==> flow/design.v <==
module SIGNAL_GENERATOR_ANALYZER_ONE_WIRE
(
	input CLK_100MHz,
	input rst,
	input  	MUAFR_MISO_P,
	input  	MUAFR_MISO_N,
	input 	enable_generate,
	output logic [11: 0] test_cnt_1,
	output logic [11: 0] test_cnt_0
);
localparam ITERATION = 1004; 
logic [3: 0] prev_MUAFR_MISO_P;
logic [3: 0] prev_MUAFR_MISO_N;
always @(posedge CLK_100MHz)
begin
	if (rst)
	begin
		prev_MUAFR_MISO_P <= 4'h0;
		prev_MUAFR_MISO_N <= 4'h0;
	end else
	begin
	prev_MUAFR_MISO_P[3] <= prev_MUAFR_MISO_P[2];
	prev_MUAFR_MISO_P[2] <= prev_MUAFR_MISO_P[1];
	prev_MUAFR_MISO_P[1] <= prev_MUAFR_MISO_P[0];
	prev_MUAFR_MISO_P[0] <= MUAFR_MISO_P;
	prev_MUAFR_MISO_N[3] <= prev_MUAFR_MISO_N[2];
	prev_MUAFR_MISO_N[2] <= prev_MUAFR_MISO_N[1];
	prev_MUAFR_MISO_N[1] <= prev_MUAFR_MISO_N[0];
	prev_MUAFR_MISO_N[0] <= MUAFR_MISO_N;
	end
end
logic [15: 0] cnt_analyzer;
logic [11: 0] cnt_skew_P;
logic [11: 0] cnt_skew_N;
always @(posedge CLK_100MHz)
begin
	if (rst)
	begin
		cnt_skew_P <= 0;
		cnt_skew_N <= 0;
		cnt_analyzer <= 0;
		test_cnt_1 <= 0;
		test_cnt_0 <= 0;
	end else
	if (enable_generate == 0)
		begin
			if ((~prev_MUAFR_MISO_P[2] & MUAFR_MISO_P) | (prev_MUAFR_MISO_P[2] & ~MUAFR_MISO_P))
				cnt_skew_P <= cnt_skew_P + 1;
			if ((~prev_MUAFR_MISO_N[2] & MUAFR_MISO_N) | (prev_MUAFR_MISO_N[2] & ~MUAFR_MISO_N))
				cnt_skew_N <= cnt_skew_N + 1;
			if (cnt_analyzer == (ITERATION - 2))
			begin
				cnt_skew_N <= 0;
				cnt_skew_P <= 0;
				test_cnt_1 <= cnt_skew_P;
				test_cnt_0 <= cnt_skew_N;
			end
			if (cnt_analyzer == ITERATION)
				cnt_analyzer <= 0;
			else
				cnt_analyzer <= cnt_analyzer + 1;
		end else
		begin
			cnt_skew_P <= 0;
			cnt_skew_N <= 0;
			cnt_analyzer <= 0;
		end
end
endmodule
module SIGNAL_GENERATOR_ANALYZER
(
	input CLK_100MHz,
	input rst,
	output logic [15:0] MUAFR_MOSI_P,
	output [15:0] MUAFR_MOSI_N,
	input  logic [15:0] MUAFR_MISO_P,
	input  logic [15:0] MUAFR_MISO_N,
	input enable_generate,
	output logic [15:0] status_wire,
	output [15:0] status_gen
);
logic kz;
logic kz_P;
logic kz_N;
logic [15: 0] status_gen_P;
logic [15: 0] status_gen_N;
assign status_gen [15: 0] = status_gen_P [15: 0] & status_gen_N [15: 0];
assign kz = kz_N & kz_P;
localparam cnt_ETALON_GEN_min = 20;
localparam cnt_ETALON_GEN_max = 250;
assign MUAFR_MOSI_N [15: 0]  = ~ MUAFR_MOSI_P [15: 0];
localparam ITERATION = 102;
logic [2: 0] prev_flag_signal_P;
logic [7: 0] cnt_kz_signal_P;
logic [7: 0] cnt_kz_signal_N;
logic [15: 0] fail;
logic [3: 0] j;
logic flag_signal_P;
logic [9: 0] cnt_true_channel [15: 0];
logic [9: 0] cnt_status_true;
wire [8:0] test_cnt_1 [15: 0];
wire [8:0] test_cnt_0 [15: 0];
genvar i;
generate
	for (i = 0; i < 16; i = i + 1)
	begin : generator
		wire [11:0] full_cnt_1;
		wire [11:0] full_cnt_0;
		SIGNAL_GENERATOR_ANALYZER_ONE_WIRE signal_generator_analyzer_one_wire
		(
			.CLK_100MHz(CLK_100MHz),
			.rst(rst),
			.enable_generate(enable_generate),
			.MUAFR_MISO_P(MUAFR_MISO_P[i]),
			.MUAFR_MISO_N(MUAFR_MISO_N[i]),
			.test_cnt_1(full_cnt_1),
			.test_cnt_0(full_cnt_0)
		);
		assign test_cnt_1[i] = full_cnt_1[8:0];
		assign test_cnt_0[i] = full_cnt_0[8:0];
	always @(posedge CLK_100MHz)
	if (rst)
		status_gen_P [i] <= 0;
	else if (enable_generate == 0)
		if ((test_cnt_1 [i] > cnt_ETALON_GEN_min - 1) & (test_cnt_1 [i] < cnt_ETALON_GEN_max + 1))
			status_gen_P [i] <= 1;
		else
			status_gen_P [i] <= 0;
	always @(posedge CLK_100MHz)
	if (rst)
		status_gen_N [i] <= 0;
	else if (enable_generate == 0)
		if ((test_cnt_0 [i] > cnt_ETALON_GEN_min - 1) & (test_cnt_0 [i] < cnt_ETALON_GEN_max + 1))
			status_gen_N [i] <= 1;
		else
			status_gen_N [i] <= 0;
	end
endgenerate
integer k;
always @(posedge CLK_100MHz)
begin
	if (rst)
	begin
		MUAFR_MOSI_P <= 16'h0;
		prev_flag_signal_P <= 3'b0;
		cnt_kz_signal_P <= 0;
		cnt_kz_signal_N <= 0;
		kz_P <= 0;
		kz_N <= 0;
		fail <= 16'hFFFF;
		j <= 0;
		flag_signal_P <= 1;
		for (k = 0; k < 16; k = k + 1)
			cnt_true_channel [k] <= 0;
		cnt_status_true <= 0;
		status_wire <= 16'h0;
	end else
	if (enable_generate == 1)
	begin
		if (flag_signal_P == 1)		 
		begin
			if (prev_flag_signal_P [0] != flag_signal_P)
			begin
				MUAFR_MOSI_P [15: 0] <= 16'h0;
			end else
			begin
				MUAFR_MOSI_P [j] <= ((cnt_status_true  < (ITERATION - 6)) & (cnt_status_true >= 0)) ? 1 : 0;
			end
		end	else
		begin
			if (prev_flag_signal_P [0] != flag_signal_P)
			begin
				MUAFR_MOSI_P [15: 0] <= 16'hFFFF;
			end else
			begin
				MUAFR_MOSI_P [j] <= ((cnt_status_true  < (ITERATION - 6)) & (cnt_status_true >= 0)) ? 0 : 1;
			end
		end
		prev_flag_signal_P [2] <= prev_flag_signal_P [1];
		prev_flag_signal_P [1] <= prev_flag_signal_P [0];
		prev_flag_signal_P [0] <= flag_signal_P;
		if (cnt_status_true  == (ITERATION - 3))  
		begin
			j <= j + 1;
			cnt_status_true <= 0;
			if (j == 15)
				flag_signal_P <= flag_signal_P + 1;
			if (fail[j] == 0)
				status_wire [j] <= 1;
			else
				status_wire [j] <= 0;
		end else
			cnt_status_true <= cnt_status_true + 1;
		if ((cnt_status_true  == (ITERATION - 4)) & (flag_signal_P == 0))  
			if ((cnt_true_channel [j] > (ITERATION >> 1)) & (cnt_true_channel [j] < (ITERATION << 1)) & (kz == 1))
				fail[j] <= 0;
			else
				fail[j] <= 1;
		if ((cnt_status_true  > (ITERATION - 7)) & (flag_signal_P == 0))  
			if (cnt_kz_signal_P > (ITERATION - 15))
				kz_P <= 1;
			else
				kz_P <= 0;
		if ((cnt_status_true  > (ITERATION - 7)) & (flag_signal_P == 0))	 
			if (cnt_kz_signal_N > (ITERATION - 15))
				kz_N <= 1;
			else
				kz_N <= 0;
		if (cnt_status_true  == (ITERATION - 4))  
			cnt_true_channel [j] <= 0;
		else
			if ((MUAFR_MISO_P [j] == flag_signal_P) & (MUAFR_MISO_N [j] != flag_signal_P))
				cnt_true_channel [j] <= cnt_true_channel [j] + 1;
		if (cnt_status_true  == (ITERATION - 4))  
			cnt_kz_signal_P <= 0;
		else
			if (((MUAFR_MISO_P [0] == MUAFR_MISO_P [j]) + (MUAFR_MISO_P [1] == MUAFR_MISO_P [j]) + (MUAFR_MISO_P [2] == MUAFR_MISO_P [j]) + (MUAFR_MISO_P [3] == MUAFR_MISO_P [j]) + (MUAFR_MISO_P [4] == MUAFR_MISO_P [j]) + (MUAFR_MISO_P [5] == MUAFR_MISO_P [j]) + (MUAFR_MISO_P [6] == MUAFR_MISO_P [j]) + (MUAFR_MISO_P [7] == MUAFR_MISO_P [j]) + (MUAFR_MISO_P [8] == MUAFR_MISO_P [j]) + (MUAFR_MISO_P [9] == MUAFR_MISO_P [j]) + (MUAFR_MISO_P [10] == MUAFR_MISO_P [j]) + (MUAFR_MISO_P [11] == MUAFR_MISO_P [j]) + (MUAFR_MISO_P [12] == MUAFR_MISO_P [j]) + (MUAFR_MISO_P [13] == MUAFR_MISO_P [j])) == 1)
				cnt_kz_signal_P <= cnt_kz_signal_P + 1;
		if (cnt_status_true  == (ITERATION - 3)) 
			cnt_kz_signal_N <= 0;
		else
			if (((MUAFR_MISO_N [0] == MUAFR_MISO_N [j]) + (MUAFR_MISO_N [1] == MUAFR_MISO_N [j]) + (MUAFR_MISO_N [2] == MUAFR_MISO_N [j]) + (MUAFR_MISO_N [3] == MUAFR_MISO_N [j]) + (MUAFR_MISO_N [4] == MUAFR_MISO_N [j]) + (MUAFR_MISO_N [5] == MUAFR_MISO_N [j]) + (MUAFR_MISO_N [6] == MUAFR_MISO_N [j]) + (MUAFR_MISO_N [7] == MUAFR_MISO_N [j]) + (MUAFR_MISO_N [8] == MUAFR_MISO_N [j]) + (MUAFR_MISO_N [9] == MUAFR_MISO_N [j]) + (MUAFR_MISO_N [10] == MUAFR_MISO_N [j]) + (MUAFR_MISO_N [11] == MUAFR_MISO_N [j]) + (MUAFR_MISO_N [12] == MUAFR_MISO_N [j]) + (MUAFR_MISO_N [13] == MUAFR_MISO_N [j])) > 13)
				cnt_kz_signal_N <= cnt_kz_signal_N + 1;
		end else
		begin
			j <= 0;
			cnt_true_channel [j] <= 0;
			cnt_status_true <= 0;
			flag_signal_P <= 0;
			MUAFR_MOSI_P <= 16'h0;
		end
end
endmodule
From RTL to reports: SIGNAL_GENERATOR_ANALYZER
Each step is given for the RTL above and for the edited RTL.
"original" refers to lines of the RTL above, "edited" to lines of the edited file.
"difference" is "edited" less "original", of the values as shown; "relative change" is that difference over "original", in percent.
Operators: Yosys type, input widths -> output width; for muxes data width and select width s.
Cell names lack the library's common part.
Not given: --

set-up
  top = SIGNAL_GENERATOR_ANALYZER
  clock = CLK_100MHz
  library = sky130hd
  corner = tt_025C_1v80

Diff
The edit as a unified diff against the file above.
A script made this edit. It changes what the design does and was not meant as an optimisation.

begin of diff
@@ -221,5 +221,5 @@
 		else
 			if (((MUAFR_MISO_N [0] == MUAFR_MISO_N [j]) + (MUAFR_MISO_N [1] == MUAFR_MISO_N [j]) + (MUAFR_MISO_N [2] == MUAFR_MISO_N [j]) + (MUAFR_MISO_N [3] == MUAFR_MISO_N [j]) + (MUAFR_MISO_N [4] == MUAFR_MISO_N [j]) + (MUAFR_MISO_N [5] == MUAFR_MISO_N [j]) + (MUAFR_MISO_N [6] == MUAFR_MISO_N [j]) + (MUAFR_MISO_N [7] == MUAFR_MISO_N [j]) + (MUAFR_MISO_N [8] == MUAFR_MISO_N [j]) + (MUAFR_MISO_N [9] == MUAFR_MISO_N [j]) + (MUAFR_MISO_N [10] == MUAFR_MISO_N [j]) + (MUAFR_MISO_N [11] == MUAFR_MISO_N [j]) + (MUAFR_MISO_N [12] == MUAFR_MISO_N [j]) + (MUAFR_MISO_N [13] == MUAFR_MISO_N [j])) > 13)
-				cnt_kz_signal_N <= cnt_kz_signal_N + 1;
+				cnt_kz_signal_N <= cnt_kz_signal_N - 1;
 		end else
 		begin
end of diff

Word-level counts
Yosys after proc, flatten, opt, wreduce and memory -nomap, before mapping. Print and check cells are not counted. Equal cells are merged and count once.
Yosys's memory passes give these memory sizes; they may raise the number of words (mostly to a power of two), join words into wider ones and drop unused or constant bits.

bit counts
  item                             original  edited  difference  relative change (%)
  register bits after elaboration  1138      1138    0           0.00
  latch bits                       0         0       0           --
  memory bits (writable)           160       160     0           0.00
  ROM bits                         0         0       0           --
  memories kept                    1         1       0           0.00
  bits of input ports              35        35      0           0.00
  output and inout bits            64        64      0           0.00
  elaborated cells                 788       788     0           0.00

operators by class
  item                              original  edited  difference  relative change (%)
  $add $sub $neg                    81        81      0           0.00
  multiply operators                0         0       0           --
  divide/modulo/power cells         0         0       0           --
  order comparisons                 72        72      0           0.00
  equality and inequality tests     69        69      0           0.00
  shift-type cells                  7         7       0           0.00
  multiplexer cells                 66        66      0           0.00
  bitwise gates (word level)        215       215     0           0.00
  reductions and logical operators  58        58      0           0.00

operators by type and width
  cell                 original  edited  difference  relative change (%)
  $add 8x1->8 const B  2         1       -1          -50.00
  $sub 8x1->8 const B  0         1       +1          --

Operator kinds equal on both sides are left out: 53.

Logic depth
Depth = most cells in a row (Yosys ltp): at word level without a register or memory, in the mapped netlist without a sequential cell, where the memories' decode and read muxes count.

logic depth
  item                          original  edited  difference  relative change (%)
  depth after elaboration       18        18      0           0.00
  ABC_AREA                      0         0       --          --
  mapped depth                  21        23      +2          +9.52
  depth with buffers taken out  18        21      +3          +16.67

After synthesis
Source: synth_stat.txt of the flow (Yosys; design flattened, memories mapped). It holds for the ABC_AREA given above (unset counts as 0); a run with the other value may have another netlist.

cells by type
  cell type  original  edited  difference  relative change (%)
  nand2_1    485       575     +90         +18.56
  nor2_1     1059      1140    +81         +7.65
  nor3_1     180       102     -78         -43.33
  a21oi_1    216       188     -28         -12.96
  or3_1      38        11      -27         -71.05
  o21ai_0    70        46      -24         -34.29
  mux2i_1    281       261     -20         -7.12
  clkbuf_1   153       171     +18         +11.76
  a211oi_1   8         26      +18         +225.00
  buf_2      25        10      -15         -60.00
  xnor2_1    183       195     +12         +6.56
  a21oi_2    11        0       -11         -100.00
  a31oi_1    5         16      +11         +220.00
  nor4_1     21        11      -10         -47.62
  nor2b_1    110       101     -9          -8.18
  and3_1     124       131     +7          +5.65
  nand4_1    107       100     -7          -6.54
  or4_1      15        8       -7          -46.67

Cell types equal on both sides are left out: 10.
Not every row of either side is listed.

mapped netlist
  item                                original  edited   difference  relative change (%)
  cell count                          5344      5338     -6          -0.11
  chip area (Yosys) (um^2)            50930.1   50389.6  -540.5      -1.06
  sequential part of the area (um^2)  25744.7   25744.7  0.0         0.00
  mapped flip-flops                   1206      1206     0           0.00
  buffers                             193       196      +3          +1.55

The figures by module come from a second, unflattened synthesis with its own total; it is not the netlist above.

second synthesis, totals
  item                                            original  edited   difference  relative change (%)
  cell total of the unflattened synthesis         6828      6835     +7          +0.10
  area total of the unflattened synthesis (um^2)  62354.8   61808.0  -546.8      -0.88

Each row is one instance without its submodules.

by module, original
  module                              instances  cells  area (um^2)  seq. area (um^2)
  SIGNAL_GENERATOR_ANALYZER_ONE_WIRE  16         333    2942.8       1401.3
  SIGNAL_GENERATOR_ANALYZER           1          1500   15269.6      7166.9

by module, edited
  module                              instances  cells  area (um^2)  seq. area (um^2)
  SIGNAL_GENERATOR_ANALYZER_ONE_WIRE  16         333    2937.8       1401.3
  SIGNAL_GENERATOR_ANALYZER           1          1507   14802.9      7166.9

Path before layout
Path of least setup slack by OpenSTA after synthesis, without wires, with an ideal clock, recovery checks aside; 20% of the period is set as input and as output delay. Where synthesis merged equal registers, the netlist keeps one of their names.

timing path post-synthesis
  item                           original                edited                  difference  relative change (%)
  path kind                      input-to-reg            input-to-reg            --          --
  from                           in MUAFR_MISO_N[15]     in MUAFR_MISO_P[6]      --          --
  to                             reg cnt_kz_signal_N[0]  reg cnt_kz_signal_P[7]  --          --
  period (ns)                    10.0                    10.0                    0.0         0.00
  input delay (ns)               2.000                   2.000                   0.000       0.00
  library setup time (ns)        0.059                   0.070                   +0.011      --
  time at the first pin (ns)     2.000                   2.000                   0.000       0.00
  arrival (ns)                   7.069                   7.421                   +0.352      +4.98
  data required time (ns)        9.941                   9.930                   -0.011      -0.11
  path slack (ns)                2.871                   2.509                   -0.362      --
  delay of the path (ns)         5.128                   5.491                   +0.363      +7.08
  stages on the path             16                      21                      +5          +31.25
  buffers on the path            1                       1                       0           0.00
  synthesis period reached (ns)  7.129                   7.491                   +0.362      +5.08

"delay of the path" is the arrival time less input delay plus setup time.
"stages on the path" counts driving pins, that of a launching flip-flop among them; a cell with two outputs on the path counts twice.
"synthesis period reached" is the clock period less the worst setup slack; recovery checks do not enter. This is arithmetic on one report: input and output delays are still those of the set period (20% each).
Between the ends stands the longest chain of elaborated cells between them, by number of cells; it is not shown to be the way that was timed. Of several equally long chains one is given.
Each line given opens the expression or statement behind the cell; cells for indexed reads and writes are added by Yosys, which also makes memories of some case tables.
At most two assigning lines are given for a register; there are more.

on the way, post-synthesis, original
  path through = mux4_2 > a22oi_1 > nand2_1 > clkbuf_1 > xnor2_1 > ha_1 > inv_1 > fa_1 > fa_1 > fa_1 > nand2b_1 > fa_1 > nand2b_1 > or4_1 > a21oi_1 > mux2_2
  cells in the longest elaborated chain = 18
  elaborated cells between the ends (all ways) = 33
  classes of those cells = add/sub: 13; compare: 1; eq/ne: 14; shift: 1; mux: 2; reduce/logical: 2

ends and longest elaborated chain, post-synthesis, original
  item                RTL line  source
  start: declaration  77        input logic [15:0] MUAFR_MISO_N,
  $shiftx 16x4->1     222       if (((MUAFR_MISO_N [0] == MUAFR_MISO_N [j]) + (MUAFR_MISO_N [1] == MUAFR_MISO_N [j]) + (MUAFR_MISO_N [2] == MU ...
  $eq 1x1->1          222
  $add 1x1->2         222
  $add 2x1->3         222
  $add 3x1->4         222
  $add 4x1->5         222
  $add 5x1->6         222
  (+4 left out)       --
  $add 10x1->11       222
  $add 11x1->12       222
  $add 12x1->13       222
  $add 13x1->14       222
  $gt 14x4->1         222
  $mux 8              222
  $mux 8              219       if (cnt_status_true == (ITERATION - 3))
  end: assignment     220       cnt_kz_signal_N <= 0;
  end: assignment     223       cnt_kz_signal_N <= cnt_kz_signal_N + 1;
  end: declaration    95        logic [7: 0] cnt_kz_signal_N;

on the way, post-synthesis, edited
  path through = mux4_2 > mux2_2 > o21ai_0 > clkbuf_1 > xor2_1 > ha_1 > inv_1 > fa_1 > fa_1 > inv_1 > fa_1 > ha_1 > inv_1 > fa_1 > a211oi_1 > mux2i_1 > nor2_1 > o21a_1 > nand3_1 > or3_1 > a21oi_1
  cells in the longest elaborated chain = 18
  elaborated cells between the ends (all ways) = 33
  classes of those cells = add/sub: 13; eq/ne: 15; shift: 1; mux: 2; reduce/logical: 2

ends and longest elaborated chain, post-synthesis, edited
  item                RTL line  source
  start: declaration  76        input logic [15:0] MUAFR_MISO_P,
  $shiftx 16x4->1     217       if (((MUAFR_MISO_P [0] == MUAFR_MISO_P [j]) + (MUAFR_MISO_P [1] == MUAFR_MISO_P [j]) + (MUAFR_MISO_P [2] == MU ...
  $eq 1x1->1          217
  $add 1x1->2         217
  $add 2x1->3         217
  $add 3x1->4         217
  $add 4x1->5         217
  $add 5x1->6         217
  (+4 left out)       --
  $add 10x1->11       217
  $add 11x1->12       217
  $add 12x1->13       217
  $add 13x1->14       217
  $eq 14x1->1         217
  $mux 8              217
  $mux 8              214       if (cnt_status_true == (ITERATION - 4))
  end: assignment     215       cnt_kz_signal_P <= 0;
  end: assignment     218       cnt_kz_signal_P <= cnt_kz_signal_P + 1;
  end: declaration    94        logic [7: 0] cnt_kz_signal_P;

Path in the finished layout
Path of least setup slack in the final report of the runs of pair A (OpenROAD, finished layout, wires in). Where an end is a register, its clock arrival counts in the times.

timing path after layout
  item                        original                edited                  difference  relative change (%)
  path kind                   input-to-reg            input-to-reg            --          --
  from                        in MUAFR_MISO_N[12]     in MUAFR_MISO_P[14]     --          --
  to                          reg cnt_kz_signal_N[0]  reg cnt_kz_signal_P[7]  --          --
  period (ns)                 8.32                    8.32                    0.00        0.00
  input delay (ns)            1.66                    1.66                    0.00        0.00
  library setup time (ns)     0.05                    0.07                    +0.02       --
  time at the first pin (ns)  1.66                    1.66                    0.00        0.00
  arrival (ns)                7.83                    8.05                    +0.22       +2.81
  data required time (ns)     9.01                    9.00                    -0.01       -0.11
  path slack (ns)             1.18                    0.95                    -0.23       --
  stages on the path          16                      22                      +6          +37.50
  buffers on the path         1                       1                       0           0.00

Between the ends stands the longest chain of elaborated cells between them, by number of cells; it is not shown to be the way that was timed. Of several equally long chains one is given.
At most two assigning lines are given for a register; there are more.

on the way, after layout, original
  path through = clkdlybuf4s50_1 > mux4_2 > a22oi_1 > nand2_1 > xnor2_1 > ha_1 > inv_1 > fa_1 > fa_1 > fa_1 > nand2b_1 > fa_1 > nand2b_1 > or4_1 > a21oi_1 > mux2_2
  cells in the longest elaborated chain = 18
  elaborated cells between the ends (all ways) = 33
  classes of those cells = add/sub: 13; compare: 1; eq/ne: 14; shift: 1; mux: 2; reduce/logical: 2

ends and longest elaborated chain, after layout, original
  item                RTL line  source
  start: declaration  77        input logic [15:0] MUAFR_MISO_N,
  $shiftx 16x4->1     222       if (((MUAFR_MISO_N [0] == MUAFR_MISO_N [j]) + (MUAFR_MISO_N [1] == MUAFR_MISO_N [j]) + (MUAFR_MISO_N [2] == MU ...
  $eq 1x1->1          222
  $add 1x1->2         222
  $add 2x1->3         222
  $add 3x1->4         222
  $add 4x1->5         222
  $add 5x1->6         222
  (+4 left out)       --
  $add 10x1->11       222
  $add 11x1->12       222
  $add 12x1->13       222
  $add 13x1->14       222
  $gt 14x4->1         222
  $mux 8              222
  $mux 8              219       if (cnt_status_true == (ITERATION - 3))
  end: assignment     220       cnt_kz_signal_N <= 0;
  end: assignment     223       cnt_kz_signal_N <= cnt_kz_signal_N + 1;
  end: declaration    95        logic [7: 0] cnt_kz_signal_N;

on the way, after layout, edited
  path through = clkdlybuf4s50_1 > mux4_2 > mux2i_1 > nand2_1 > o21ai_1 > xor2_1 > ha_1 > inv_1 > fa_1 > fa_1 > inv_1 > fa_1 > ha_1 > inv_1 > fa_1 > a211oi_1 > mux2i_1 > nor2_1 > o21a_1 > nand3_1 > or3_1 > a21oi_1
  cells in the longest elaborated chain = 18
  elaborated cells between the ends (all ways) = 33
  classes of those cells = add/sub: 13; eq/ne: 15; shift: 1; mux: 2; reduce/logical: 2

ends and longest elaborated chain, after layout, edited
  item                RTL line  source
  start: declaration  76        input logic [15:0] MUAFR_MISO_P,
  $shiftx 16x4->1     217       if (((MUAFR_MISO_P [0] == MUAFR_MISO_P [j]) + (MUAFR_MISO_P [1] == MUAFR_MISO_P [j]) + (MUAFR_MISO_P [2] == MU ...
  $eq 1x1->1          217
  $add 1x1->2         217
  $add 2x1->3         217
  $add 3x1->4         217
  $add 4x1->5         217
  $add 5x1->6         217
  (+4 left out)       --
  $add 10x1->11       217
  $add 11x1->12       217
  $add 12x1->13       217
  $add 13x1->14       217
  $eq 14x1->1         217
  $mux 8              217
  $mux 8              214       if (cnt_status_true == (ITERATION - 4))
  end: assignment     215       cnt_kz_signal_P <= 0;
  end: assignment     218       cnt_kz_signal_P <= cnt_kz_signal_P + 1;
  end: declaration    94        logic [7: 0] cnt_kz_signal_P;

Layout results
Both versions went through the flow (Yosys, OpenROAD) with the same settings in each pair. Constraints: input delay and output delay 20% of the set period each, output load 0.01 pF.

settings, pair A
  CORE_UTILIZATION = 40
  period_ns = 8.32
  CAP_MARGIN = 20
  CORE_MARGIN = 2
  SLEW_MARGIN = 20

results, pair A
  item                                     original  edited    difference  relative change (%)
  synthesis area (um^2)                    50930.1   50389.6   -540.5      -1.06
  die footprint (um^2)                     130195.0  128831.0  -1364.0     -1.05
  standard-cell area after routing (um^2)  58077.0   57599.0   -478.0      -0.82
  smallest setup slack (ns)                1.181     0.949     -0.232      --
  total negative setup slack (ns)          0.000     0.000     0.000       --
  total power of the final layout (mW)     12.436    12.756    +0.320      +2.57
  period reached (ns)                      7.139     7.371     +0.232      +3.25

settings, pair B
  CAP_MARGIN = 35
  CORE_ASPECT_RATIO = 1.63
  CORE_UTILIZATION = 47
  GPL_ROUTABILITY_DRIVEN = 1
  GPL_TIMING_DRIVEN = 1
  PLACE_DENSITY_LB_ADDON = 0.05
  SETUP_SLACK_MARGIN = 0.6
  TNS_END_PERCENT = 95
  period_ns = 14.0
  CORE_MARGIN = 2
  SLEW_MARGIN = 20

results, pair B
  item                                     original  edited    difference  relative change (%)
  synthesis area (um^2)                    50930.1   50389.6   -540.5      -1.06
  die footprint (um^2)                     111090.0  109925.0  -1165.0     -1.05
  standard-cell area after routing (um^2)  57579.0   56825.8   -753.2      -1.31
  smallest setup slack (ns)                5.227     5.472     +0.245      --
  total negative setup slack (ns)          0.000     0.000     0.000       --
  total power of the final layout (mW)     7.196     7.275     +0.079      +1.10
  period reached (ns)                      8.773     8.528     -0.245      -2.79

"period reached" means the clock period less the worst setup slack. The figure is calculated, with input and output delays left at 20% of the set period.
By "total power of the final layout" is meant OpenSTA's value without simulated activity: inputs other than the clock are taken to toggle once in ten clock periods, and the tool carries that through the logic.
